==> flow/design.v <==
`timescale 1ns / 1ps
module FreqCounter(
	 input clock,
	 input reset,
	 input IPS_left,
     input IPS_mid,
     input IPS_right,
	 input signalleftred,
	 input signalleftblue,
	 input signalrightred,
	 input signalrightblue,	 
	 output right_red,
	 output left_red,
	 output left_forward,
     output left_backward,
     output right_forward,
     output right_backward,
	 output a, b, c, d, e, f, g,  
     output [3:0]an
    );
parameter countToR = 53711;  
parameter countToL = 53711;  
parameter Delay = 195313;  
reg [15:0] right_red_freq_count;
reg [15:0] left_red_freq_count;
reg [15:0] right_blue_freq_count;
reg [15:0] left_blue_freq_count;
reg [15:0] freq_outR;
reg [15:0] freqHold0R;
reg [15:0] freqHold1R;
reg [15:0] freqHold2R;
reg [15:0] freqHold3R;
reg [15:0] freqHold4R;
reg [15:0] freqHold5R;
reg [15:0] freqHold6R;
reg [15:0] freqHold7R;
reg [15:0] freqHold8R;
reg [15:0] freqHold9R;
reg [15:0] freqHold10R;
reg [15:0] freqHold11R;
reg [15:0] freqHold12R;
reg [15:0] freqHold13R;
reg [15:0] freqHold14R;
reg [15:0] freqHold15R;
reg [15:0] freq_outL;
reg [15:0] freqHold0L;
reg [15:0] freqHold1L;
reg [15:0] freqHold2L;
reg [15:0] freqHold3L;
reg [15:0] freqHold4L;
reg [15:0] freqHold5L;
reg [15:0] freqHold6L;
reg [15:0] freqHold7L;
reg [15:0] freqHold8L;
reg [15:0] freqHold9L;
reg [15:0] freqHold10L;
reg [15:0] freqHold11L;
reg [15:0] freqHold12L;
reg [15:0] freqHold13L;
reg [15:0] freqHold14L;
reg [15:0] freqHold15L;
reg temp_right_red;
reg temp_left_red;
reg [15:0] fcountR;
reg [15:0] fcountL;
reg [10:0] scounterR;
reg [10:0] scounterL;
reg [10:0] dcounter;
reg [10:0] swidthR;
reg [10:0] swidthL;
reg old_sig1;
reg old_sig2;
reg old_sig3;
reg old_sig4;
reg [4:0] debounce_sig1;
reg [4:0] debounce_sig2;
reg [4:0] debounce_sig3;
reg [4:0] debounce_sig4;
reg [2:0] avClkR;
reg [2:0] avClkL;
reg [18:0] freqTempR;
reg [18:0] freqTempL;
reg [3:0]temp_an;
reg [6:0]temp_sseg;
reg [9:0] mcounter;  
reg [9:0] mwidth;    
reg temp_left_forward;       
reg temp_left_backward;      
reg temp_right_forward;
reg temp_right_backward;
reg [2:0] state;
reg [17:0] servodelaycount;
reg incflag;
always @(posedge clock) begin
  if (reset) begin
	fcountR = 16'b0;
	fcountL = 16'b0;
	scounterR = 11'b0;
	scounterL = 11'b0;
	dcounter = 11'b0;
	old_sig1 = 1'b0;
	old_sig2 = 1'b0;
	old_sig3 = 1'b0;
	old_sig4 = 1'b0;
	freq_outR = 16'b0;
	freq_outL = 16'b0;
	right_red_freq_count = 16'b0;
	left_red_freq_count = 16'b0;
	right_blue_freq_count = 16'b0;
	left_blue_freq_count = 16'b0;
	avClkR = 3'b0;
	freqTempR <= 19'b0;
	freqHold0R = 16'b0;
	freqHold1R = 16'b0;
	freqHold2R = 16'b0;
	freqHold3R = 16'b0;
	freqHold4R = 16'b0;
	freqHold5R = 16'b0;
	freqHold6R = 16'b0;
	freqHold7R = 16'b0;
	freqHold8R = 16'b0;
	freqHold9R = 16'b0;
	freqHold10R = 16'b0;
	freqHold11R = 16'b0;
	freqHold12R = 16'b0;
	freqHold13R = 16'b0;
	freqHold14R = 16'b0;
	freqHold15R = 16'b0;
	avClkL = 3'b0;
	freqTempL <= 19'b0;
	freqHold0L = 16'b0;
	freqHold1L = 16'b0;
	freqHold2L = 16'b0;
	freqHold3L = 16'b0;
	freqHold4L = 16'b0;
	freqHold5L = 16'b0;
	freqHold6L = 16'b0;
	freqHold7L = 16'b0;
	freqHold8L = 16'b0;
	freqHold9L = 16'b0;
	freqHold10L = 16'b0;
	freqHold11L = 16'b0;
	freqHold12L = 16'b0;
	freqHold13L = 16'b0;
	freqHold14L = 16'b0;
	freqHold15L = 16'b0;
	debounce_sig1 = 5'b0;
	debounce_sig2 = 5'b0;
	debounce_sig3 = 5'b0;
	debounce_sig4 = 5'b0;
	temp_right_red <= 1'b0;
	temp_left_red <= 1'b0;
  end
  else begin
	fcountR = fcountR + 1;
	fcountL = fcountL + 1;
	scounterR = scounterR + 1;
	scounterL = scounterL + 1;
	dcounter = dcounter + 1;
	debounce_sig1[0] = signalleftred;
	debounce_sig2[0] = signalleftblue;
	debounce_sig3[0] = signalrightred;
	debounce_sig4[0] = signalrightblue;
	debounce_sig1 = debounce_sig1 << 1;
	debounce_sig2 = debounce_sig2 << 1;
	debounce_sig3 = debounce_sig3 << 1;
	debounce_sig4 = debounce_sig4 << 1;
	if ((&debounce_sig1) | (~&debounce_sig1))begin
		if ((signalleftred != old_sig1)) begin
			left_red_freq_count = left_red_freq_count +1;
		end
	end
	if ((&debounce_sig2) | (~&debounce_sig2))begin
        if ((signalleftblue != old_sig2)) begin
            left_blue_freq_count = left_blue_freq_count +1;
        end
    end	
	if ((&debounce_sig3) | (~&debounce_sig3))begin
        if ((signalrightred != old_sig3)) begin
            right_red_freq_count = right_red_freq_count +1;
        end
    end
	if ((&debounce_sig4) | (~&debounce_sig4))begin
        if ((signalrightblue != old_sig4)) begin
            right_blue_freq_count = right_blue_freq_count +1;
        end
    end        
	if (fcountR >= (countToR >> 4)) begin
		freq_outR = right_red_freq_count << 3; 
		freq_outR = right_blue_freq_count << 3; 
		fcountR = 0;
		right_red_freq_count = 0;		
		right_blue_freq_count = 0;
		avClkR = avClkR + 1;
	end
	case (avClkR)
            0 : freqHold0R = freq_outR;
            1 : freqHold1R = freq_outR;
            2 : freqHold2R = freq_outR;
            3 : freqHold3R = freq_outR;
            4 : freqHold4R = freq_outR;
            5 : freqHold5R = freq_outR;
            6 : freqHold6R = freq_outR;
            7 : begin
                    freqHold7R = freq_outR;
                    freqTempR <= freqHold0R + freqHold1R + freqHold2R + freqHold3R +freqHold4R + freqHold5R + freqHold6R + freqHold7R+freqHold8R + freqHold9R + freqHold10R + freqHold11R +freqHold12R + freqHold13R + freqHold14R + freqHold15R;
                 end
          default :;
      endcase
	if (fcountL >= (countToL >> 4)) begin		
		freq_outL = left_red_freq_count << 3; 
		freq_outL = left_blue_freq_count << 3; 
		fcountL = 0;		
		left_red_freq_count = 0;		
		left_blue_freq_count = 0;
		avClkL = avClkL + 1;
	end
    case (avClkL)
		0 : freqHold0L = freq_outL;
		1 : freqHold1L = freq_outL;
		2 : freqHold2L = freq_outL;
		3 : freqHold3L = freq_outL;
		4 : freqHold4L = freq_outL;
		5 : freqHold5L = freq_outL;
		6 : freqHold6L = freq_outL;
		7 : begin
				freqHold7L = freq_outL;
				freqTempL <= freqHold0L + freqHold1L + freqHold2L + freqHold3L +freqHold4L + freqHold5L + freqHold6L + freqHold7L + freqHold8L + freqHold9L + freqHold10L + freqHold11L +freqHold12L + freqHold13L + freqHold14L + freqHold15L;
			 end
		default :;
	endcase
	old_sig1 = signalleftred;
	old_sig2 = signalleftblue;
	old_sig3 = signalrightred;
	old_sig4 = signalrightblue;
	freqHold8R = freqHold0R;
	freqHold9R = freqHold1R;
	freqHold10R = freqHold2R;
	freqHold11R = freqHold3R;
	freqHold12R = freqHold4R;
	freqHold13R = freqHold5R;
	freqHold14R = freqHold6R;
	freqHold15R = freqHold7R;
    freqHold8L = freqHold0L;
    freqHold9L = freqHold1L;
    freqHold10L = freqHold2L;
    freqHold11L = freqHold3L;
    freqHold12L = freqHold4L;
    freqHold13L = freqHold5L;
    freqHold14L = freqHold6L;
    freqHold15L = freqHold7L;
    if (scounterR < swidthR) begin        
        temp_right_red <= 1;
    end
    else begin
        temp_right_red <= 0;
    end
    if (scounterL < swidthL) begin        
        temp_left_red <= 1;
    end
    else begin
        temp_left_red <= 0;
    end
  end
end
    always @ (posedge clock) begin
      if (reset) begin
        mcounter = 10'b0;
        temp_left_forward <= 1'b0;
        temp_left_backward <= 1'b0;
        temp_right_forward <= 1'b0;
        temp_right_backward <= 1'b0;
      end
      else begin
        mcounter = mcounter + 1;   
        if (IPS_left == 1 && IPS_mid == 1 && IPS_right == 0) begin              
            temp_left_backward <= 0;
            temp_right_forward <= 0;            
            if (mcounter < mwidth) begin
                temp_left_forward <= 1;
                temp_right_backward <= 1;
              end 
            else begin
                temp_left_forward <= 0;
                temp_right_backward <= 0;
              end            
        end
        if (IPS_left == 1 && IPS_mid == 0 && IPS_right == 1) begin              
            temp_left_backward <= 0;
            temp_right_backward <= 0;            
            if (mcounter < mwidth) begin
                temp_left_forward <= 1;
                temp_right_forward <= 1;
              end 
            else begin
                temp_left_forward <= 0;
                temp_right_forward <= 0;
              end            
        end
        if (IPS_left == 1 && IPS_mid == 0 && IPS_right == 0) begin              
            temp_left_backward <= 0;
            temp_right_forward <= 0;            
            temp_right_backward <= 0;
            if (mcounter < mwidth) begin
                temp_left_forward <= 1;                
              end 
            else begin
                temp_left_forward <= 0;                
              end            
        end 
        if (IPS_left == 0 && IPS_mid == 1 && IPS_right == 1) begin              
            temp_left_forward <= 0;
            temp_right_backward <= 0;            
            if (mcounter < mwidth) begin
                temp_left_backward <= 1;
                temp_right_forward <= 1;
              end 
            else begin
                temp_left_backward <= 0;
                temp_right_forward <= 0;
              end            
        end          
        if (IPS_left == 0 && IPS_mid == 0 && IPS_right == 1) begin              
            temp_left_forward <= 0;
            temp_left_backward <= 0;                        
            temp_right_backward <= 0;
            if (mcounter < mwidth) begin
                temp_right_forward <= 1;                
              end 
            else begin
                temp_right_forward <= 0;                
              end            
        end 
      end
    end
    always @ (*) begin
         if (IPS_left == 0 || IPS_mid == 0 || IPS_right == 0) begin   
             mwidth = 10'd1023;
         end
         else begin               
             mwidth = 10'd0;      
         end
       end
       always @(posedge clock) begin
          if (reset) begin
            swidthR <= 11'd220;
            swidthL <= 11'd59;
            state = 3'b000;
            servodelaycount = 18'b0;
            incflag = 1'b0;
          end
          else begin
            servodelaycount = servodelaycount + 1;
            case(state)
                3'b000: begin
                    incflag = 0;
                    if (((freqTempR >> 4) >= 250)) begin
                        state = 3'b100;
                    end
                    if (((freqTempL >> 4) >= 250)) begin
                        state = 3'b101;
                    end
                end    
                3'b001: begin 
                    if (incflag == 0) begin
                        swidthR <= swidthR - 11'd54;
                        incflag = 1;
                    end
                    if (servodelaycount>=Delay)begin
                        swidthL <= swidthL + 11'd54;
                        state = 3'b011;
                    end
                end
                3'b010: begin
                    if (incflag == 0) begin
                        swidthL <= swidthL + 11'd54;
                        incflag = 1;
                    end
                    if (servodelaycount>=Delay)begin
                        swidthR <= swidthR - 11'd54;
                        state = 3'b011;
                    end
                end
                3'b011: begin
                    servodelaycount = 0;
                    state = 3'b000;
                end 
                3'b100: begin
                    servodelaycount = 0;
                    state = 3'b001;
                end  
                3'b101: begin
                    servodelaycount = 0;
                    state = 3'b010;
                end           
           endcase
          end
       end
always @ (*) begin      
     case(dcounter[10:9])               
               2'b00 :   
                begin                 
                 temp_an = 4'b1110;
                  if (((freqTempR >> 4) >= 250) || ((freqTempL >> 4) >= 250)) begin
                    temp_sseg = 7'b1000110;   
                  end
                  else begin
                    temp_sseg = 7'b1111111;   
                  end
                end
              2'b01:   
                begin
                temp_an = 4'b1101;
                    if ((((freqTempR >> 4) < 250) &&  ((freqTempR >> 4) > 25)) || (((freqTempL >> 4) < 250) && ((freqTempL >> 4) > 25))) begin
                        temp_sseg = 7'b0001110;  
                    end 
                    else begin
                        temp_sseg = 7'b1111111;  
                    end
                end 
               2'b10:   
                begin
                 temp_an = 4'b1011;
                 temp_sseg = 7'b1111111;    
                end
               2'b11:   
                begin
                 temp_an = 4'b0111;                 
                 temp_sseg = 7'b1111111;   
                end
    endcase
end
  assign right_red = temp_right_red;
  assign left_red = temp_left_red;
  assign an = temp_an;
  assign {g, f, e, d, c, b, a} = temp_sseg;
  assign left_forward = temp_left_forward;
  assign left_backward = temp_left_backward;
  assign right_forward = temp_right_forward;        
  assign right_backward = temp_right_backward;
endmodule
From RTL to reports: FreqCounter --
Tool output for the design above, in the order of the flow. Line numbers count from 1 in the design file above. A cell with - has no value.
Set-up: design top FreqCounter, clock clock, cell library sky130hd, corner tt_025C_1v80

Elaborated design --
Source: Yosys, flattened and elaborated, memories not mapped. Widths are those after wreduce. Registers that Yosys merges into a memory's read port (data or address) are not register bits. Print and check cells do not count.
Cells by class: $add $sub $neg 43, $lt $le $gt $ge 12, equality and inequality tests 30, multiplexer cells 56, bitwise logic cells 3, reductions and logical operators 52
Operators with widths (count):
- adder 19 x 16 -> 19 bit | 24
- two-way mux 16 bit | 20
- OR reduction 7 bit | 16
- adder 16 x 1 -> 16 bit (second input constant) | 4
- case mux 11 bit (select 2 bit) | 2
- two-way mux 11 bit | 4
- adder 18 x 16 -> 19 bit | 2
- adder 17 x 16 -> 18 bit | 2
- adder 16 x 16 -> 17 bit | 2
- adder 11 x 1 -> 11 bit (second input constant) | 3
- >= comparator 16 x 12 -> 1 bit (second input constant) | 2
- > comparator 15 x 5 -> 1 bit (second input constant) | 2
- >= comparator 15 x 8 -> 1 bit (second input constant) | 2
- < comparator 15 x 8 -> 1 bit (second input constant) | 2
- == test 3 bit (second input constant) | 10
- two-way mux 13 bit | 2
- < comparator 11 bit | 2
- case mux 7 bit (select 3 bit) | 1
- two-way mux 3 bit | 7
- adder 18 x 1 -> 18 bit (second input constant) | 1
- >= comparator 18 bit (second input constant) | 1
- == test 3 x 2 -> 1 bit (second input constant) | 6
- case mux 4 bit (select 4 bit) | 1
- case mux 3 bit (select 5 bit) | 1
- two-way mux 1 bit | 14
- logical AND 1 bit | 11
- adder 11 x 6 -> 11 bit (second input constant) | 1
- subtractor 11 x 6 -> 11 bit (second input constant) | 1
Other operator kinds: 27; their cells: 50.
Storage and ports: flip-flop bits (word level) 491, input bits 9, output and inout port bits 17, elaborated cells 241

Longest topological paths --
Longest topological path by Yosys (ltp), each cell counted once; first at word level (registers and memories cut), then after technology mapping (sequential cells cut; the memories' decode and read muxes count).
Logic depth: word-level depth 15, ABC_AREA 0, mapped depth 28

Mapped cells and area --
Yosys stat after the flow's synthesis: flattened, memories mapped to cells. It holds for the ABC_AREA given above (unset counts as 0); a run with the other value may have another netlist.
Cells by type (count):
- sky130_fd_sc_hd__dfxtp_1 | 476
- sky130_fd_sc_hd__fa_1 | 220
- sky130_fd_sc_hd__mux2i_1 | 115
- sky130_fd_sc_hd__inv_1 | 276
- sky130_fd_sc_hd__nor2_1 | 276
- sky130_fd_sc_hd__nand2_1 | 241
- sky130_fd_sc_hd__ha_1 | 70
- sky130_fd_sc_hd__xnor2_1 | 75
- sky130_fd_sc_hd__nand3_1 | 125
- sky130_fd_sc_hd__o22ai_1 | 100
- sky130_fd_sc_hd__a21oi_1 | 123
- sky130_fd_sc_hd__xor2_1 | 50
- sky130_fd_sc_hd__clkbuf_1 | 85
- sky130_fd_sc_hd__and3_1 | 50
- sky130_fd_sc_hd__and2_1 | 47
- sky130_fd_sc_hd__o21ai_0 | 45
- sky130_fd_sc_hd__o21ai_1 | 36
- sky130_fd_sc_hd__mux2_2 | 14
Not listed: further types 69, cells in them 343.
Mapped netlist: standard cells after synthesis 2767, mapped area 26018.7 µm², sequential area 9529.1 µm², mapped flip-flops 476, buffers 135

Worst setup path after synthesis --
Path of least setup slack by OpenSTA after synthesis, without wires, with an ideal clock, recovery checks aside; 20% of the period is set as input and as output delay. Where synthesis merged equal registers, the netlist keeps one of their names.
Timing post-synthesis: path kind input to register, start point input port signalrightblue, end point register freqTempR[18], clock period 10.0 ns, external input delay 2.000 ns, arrival time 7.056 ns, data required time 9.874 ns, path slack 2.818 ns, delay of the path 5.182 ns, stages on the path 22, buffers on the path 0, period reached after synthesis 7.182 ns
"delay of the path" = arrival - input delay + setup time. "stages on the path": output pins that drive a net of the path, with the launching flip-flop's if there is one; two outputs of one cell count as two. "period reached after synthesis" is the clock period less the worst setup slack; recovery checks do not enter. This is arithmetic on one report: input and output delays are still those of the set period (20% each). The rows between start and end are the longest chain of elaborated cells between them; the timing report does not say that the signal goes this way. Where chains are equally long, one stands for them. Each line given opens the expression or statement behind the cell; cells for indexed reads and writes are added by Yosys, which also makes memories of some case tables.
On the way, post-synthesis: cells stage by stage sky130_fd_sc_hd__xor2_1 sky130_fd_sc_hd__nand4_1 sky130_fd_sc_hd__nor2b_1 sky130_fd_sc_hd__nand2_1 sky130_fd_sc_hd__xor2_1 sky130_fd_sc_hd__o21ai_1 sky130_fd_sc_hd__o21ai_1 sky130_fd_sc_hd__inv_2 sky130_fd_sc_hd__fa_1 sky130_fd_sc_hd__inv_1 sky130_fd_sc_hd__fa_1 sky130_fd_sc_hd__fa_1 sky130_fd_sc_hd__fa_1 sky130_fd_sc_hd__inv_1 sky130_fd_sc_hd__ha_1 sky130_fd_sc_hd__a21o_1 sky130_fd_sc_hd__o31ai_1 sky130_fd_sc_hd__o31ai_1 sky130_fd_sc_hd__a2111o_1 sky130_fd_sc_hd__a31oi_1 sky130_fd_sc_hd__xnor2_1 sky130_fd_sc_hd__a21oi_1, cells in the longest elaborated chain 13, elaborated cells between the ends (all ways) 13
Ends and longest elaborated chain, post-synthesis:
- start, declared | line 11 | input signalrightblue,
- != test 1 bit | line 184 | if ((signalrightblue != old_sig4)) begin
- two-way mux 13 bit | line 184
- two-way mux 16 bit | line 188 | if (fcountR >= (countToR >> 4)) begin
- two-way mux 16 bit | line 95 | if (reset) begin
- adder 19 x 16 -> 19 bit x9 | line 206 | freqTempR <= freqHold0R + freqHold1R + freqHold2R + freqHold3R +freqHold4R + freqHold5R + freqHold6R + freqHol ...
- end, assigned | line 112 | freqTempR <= 19'b0;
- end, assigned | line 206
- end, declared | line 81 | reg [18:0] freqTempR;

Worst path after layout --
Path of least setup slack in the final report of record 1 (OpenROAD, finished layout, wires in). Where an end is a register, its clock arrival counts in the times.
Timing after layout: path kind input to register, start point input port signalrightblue, end point register freqTempR[18], clock period 9.32 ns, external input delay 1.86 ns, arrival time 8.29 ns, data required time 9.81 ns, path slack 1.51 ns, stages on the path 24, buffers on the path 2
The rows between start and end are the longest chain of elaborated cells between them; the timing report does not say that the signal goes this way. Where chains are equally long, one stands for them.
On the way, after layout: cells stage by stage sky130_fd_sc_hd__clkdlybuf4s50_1 sky130_fd_sc_hd__xor2_1 sky130_fd_sc_hd__nand4_1 sky130_fd_sc_hd__nor2b_1 sky130_fd_sc_hd__nand2_1 sky130_fd_sc_hd__xor2_1 sky130_fd_sc_hd__o21ai_1 sky130_fd_sc_hd__o21ai_1 sky130_fd_sc_hd__buf_4 sky130_fd_sc_hd__inv_2 sky130_fd_sc_hd__fa_1 sky130_fd_sc_hd__inv_1 sky130_fd_sc_hd__fa_1 sky130_fd_sc_hd__fa_1 sky130_fd_sc_hd__fa_1 sky130_fd_sc_hd__inv_1 sky130_fd_sc_hd__ha_1 sky130_fd_sc_hd__a21o_1 sky130_fd_sc_hd__o31ai_1 sky130_fd_sc_hd__o31ai_1 sky130_fd_sc_hd__a2111o_1 sky130_fd_sc_hd__a31oi_1 sky130_fd_sc_hd__xnor2_1 sky130_fd_sc_hd__a21oi_1, cells in the longest elaborated chain 13, elaborated cells between the ends (all ways) 13
Ends and longest elaborated chain, after layout:
- start, declared | line 11 | input signalrightblue,
- != test 1 bit | line 184 | if ((signalrightblue != old_sig4)) begin
- two-way mux 13 bit | line 184
- two-way mux 16 bit | line 188 | if (fcountR >= (countToR >> 4)) begin
- two-way mux 16 bit | line 95 | if (reset) begin
- adder 19 x 16 -> 19 bit x9 | line 206 | freqTempR <= freqHold0R + freqHold1R + freqHold2R + freqHold3R +freqHold4R + freqHold5R + freqHold6R + freqHol ...
- end, assigned | line 112 | freqTempR <= 19'b0;
- end, assigned | line 206
- end, declared | line 81 | reg [18:0] freqTempR;

Memo
Re: implementation data of FreqCounter

Top module FreqCounter; platform sky130hd; tools Yosys and OpenROAD; 4 stored runs in no particular order. Input and output delays are each 20% of the period that was set; the output load is 0.01 pF.
"achieved period" means the clock period less the worst setup slack. The figure is calculated, with input and output delays left at 20% of the set period.
By "allowed time less slack (worst setup path)" is meant the share of the clock period that the worst setup path is allowed (20% is reserved at inputs, 20% at outputs), minus its slack. Clock arrival times at its registers enter into it.
"total power after layout" is the tool's figure for a default switching activity; nothing was simulated.

[record 1] flow files
==> flow/run.sh <==
#!/bin/bash
# the make line also repeats the synthesis and layout settings of config.mk as NAME=value (left out here)
make -C /OpenROAD-flow-scripts/flow DESIGN_CONFIG=/design/flow/config.mk WORK_HOME=/design/flow/orfs CLKGATE_MAP_FILE= finish
==> flow/config.mk <==
export PLATFORM = sky130hd
export DESIGN_NAME = FreqCounter
export DESIGN_NICKNAME = FreqCounter
export VERILOG_FILES = /design/flow/design.v
export SDC_FILE = /design/flow/constraint.sdc
export NUM_CORES = 4
export LEC_CHECK = 0
export CAP_MARGIN = 20
export CELL_PAD_IN_SITES_DETAIL_PLACEMENT = 1
export CORE_MARGIN = 8
export CORE_UTILIZATION = 43
export CTS_CLUSTER_DIAMETER = 276
export CTS_CLUSTER_SIZE = 61
export HOLD_SLACK_MARGIN = 0.16
export MIN_ROUTING_LAYER = met2
export SETUP_SLACK_MARGIN = 0.32
export SLEW_MARGIN = 20
export TNS_END_PERCENT = 75
==> flow/constraint.sdc <==
create_clock -name core_clock -period 9.32 [get_ports {clock}]
set_input_delay 1.8640 -clock core_clock [delete_from_list [all_inputs] [get_ports {clock}]]
set_output_delay 1.8640 -clock core_clock [all_outputs]
set_load 0.01 [all_outputs]

[record 1] result: worst hold slack after layout 0.473 ns; standard-cell area after layout 27,254.9 µm²; smallest setup slack 1.515 ns; total power after layout 0.003415 W; cell area after synthesis 26,018.7 µm²; total die area 68,636.1 µm²; allowed time less slack (worst setup path) 5.94 ns; class of the worst setup path input to register; utilization of the finished layout 0.453; achieved period 7.805 ns

[record 2] flow files
==> flow/run.sh <==
#!/bin/bash
# the make line also repeats the synthesis and layout settings of config.mk as NAME=value (left out here)
make -C /OpenROAD-flow-scripts/flow DESIGN_CONFIG=/design/flow/config.mk WORK_HOME=/design/flow/orfs CLKGATE_MAP_FILE= finish
==> flow/config.mk <==
export PLATFORM = sky130hd
export DESIGN_NAME = FreqCounter
export DESIGN_NICKNAME = FreqCounter
export VERILOG_FILES = /design/flow/design.v
export SDC_FILE = /design/flow/constraint.sdc
export NUM_CORES = 4
export LEC_CHECK = 0
export CAP_MARGIN = 20
export CORE_MARGIN = 2
export CORE_UTILIZATION = 40
export CTS_CLUSTER_SIZE = 69
export HOLD_SLACK_MARGIN = 0.05
export SLEW_MARGIN = 20
==> flow/constraint.sdc <==
create_clock -name core_clock -period 9.32 [get_ports {clock}]
set_input_delay 1.8640 -clock core_clock [delete_from_list [all_inputs] [get_ports {clock}]]
set_output_delay 1.8640 -clock core_clock [all_outputs]
set_load 0.01 [all_outputs]

[record 2] result: standard-cell area after layout 28,727.6 µm²; total power after layout 0.004588 W; utilization of the finished layout 0.446; smallest setup slack 1.630 ns; total die area 67,101.7 µm²; worst hold slack after layout 0.452 ns; achieved period 7.690 ns; allowed time less slack (worst setup path) 5.83 ns; class of the worst setup path input to register; cell area after synthesis 26,018.7 µm²

[record 3] flow files
==> flow/run.sh <==
#!/bin/bash
# the make line also repeats the synthesis and layout settings of config.mk as NAME=value (left out here)
make -C /OpenROAD-flow-scripts/flow DESIGN_CONFIG=/design/flow/config.mk WORK_HOME=/design/flow/orfs CLKGATE_MAP_FILE= finish
==> flow/config.mk <==
export PLATFORM = sky130hd
export DESIGN_NAME = FreqCounter
export DESIGN_NICKNAME = FreqCounter
export VERILOG_FILES = /design/flow/design.v
export SDC_FILE = /design/flow/constraint.sdc
export NUM_CORES = 4
export LEC_CHECK = 0
export CAP_MARGIN = 20
export CORE_MARGIN = 2
export CORE_UTILIZATION = 40
export HOLD_SLACK_MARGIN = 0.2
export MIN_ROUTING_LAYER = met2
export SLEW_MARGIN = 20
==> flow/constraint.sdc <==
create_clock -name core_clock -period 6.74 [get_ports {clock}]
set_input_delay 1.3480 -clock core_clock [delete_from_list [all_inputs] [get_ports {clock}]]
set_output_delay 1.3480 -clock core_clock [all_outputs]
set_load 0.01 [all_outputs]

[record 3] result: standard-cell area after layout 29,889.9 µm²; worst hold slack after layout 0.441 ns; achieved period 6.637 ns; total power after layout 0.006483 W; smallest setup slack 0.103 ns; allowed time less slack (worst setup path) 6.64 ns; class of the worst setup path register to register; total die area 67,101.7 µm²; cell area after synthesis 26,018.7 µm²; utilization of the finished layout 0.465

[record 4] flow files
==> flow/run.sh <==
#!/bin/bash
# the make line also repeats the synthesis and layout settings of config.mk as NAME=value (left out here)
make -C /OpenROAD-flow-scripts/flow DESIGN_CONFIG=/design/flow/config.mk WORK_HOME=/design/flow/orfs CLKGATE_MAP_FILE= finish
==> flow/config.mk <==
export PLATFORM = sky130hd
export DESIGN_NAME = FreqCounter
export DESIGN_NICKNAME = FreqCounter
export VERILOG_FILES = /design/flow/design.v
export SDC_FILE = /design/flow/constraint.sdc
export NUM_CORES = 4
export LEC_CHECK = 0
export ABC_AREA = 1
export CAP_MARGIN = 20
export CORE_MARGIN = 10
export CORE_UTILIZATION = 40
export MIN_ROUTING_LAYER = met1
export SLEW_MARGIN = 15
export TNS_END_PERCENT = 40
==> flow/constraint.sdc <==
create_clock -name core_clock -period 6.74 [get_ports {clock}]
set_input_delay 1.3480 -clock core_clock [delete_from_list [all_inputs] [get_ports {clock}]]
set_output_delay 1.3480 -clock core_clock [all_outputs]
set_load 0.01 [all_outputs]

[record 4] result: smallest setup slack 0.574 ns; allowed time less slack (worst setup path) 4.82 ns; class of the worst setup path input to register; total die area 82,036.4 µm²; standard-cell area after layout 31,900.6 µm²; total power after layout 0.010355 W; utilization of the finished layout 0.455; achieved period 6.166 ns; cell area after synthesis 28,392.2 µm²; worst hold slack after layout 0.447 ns
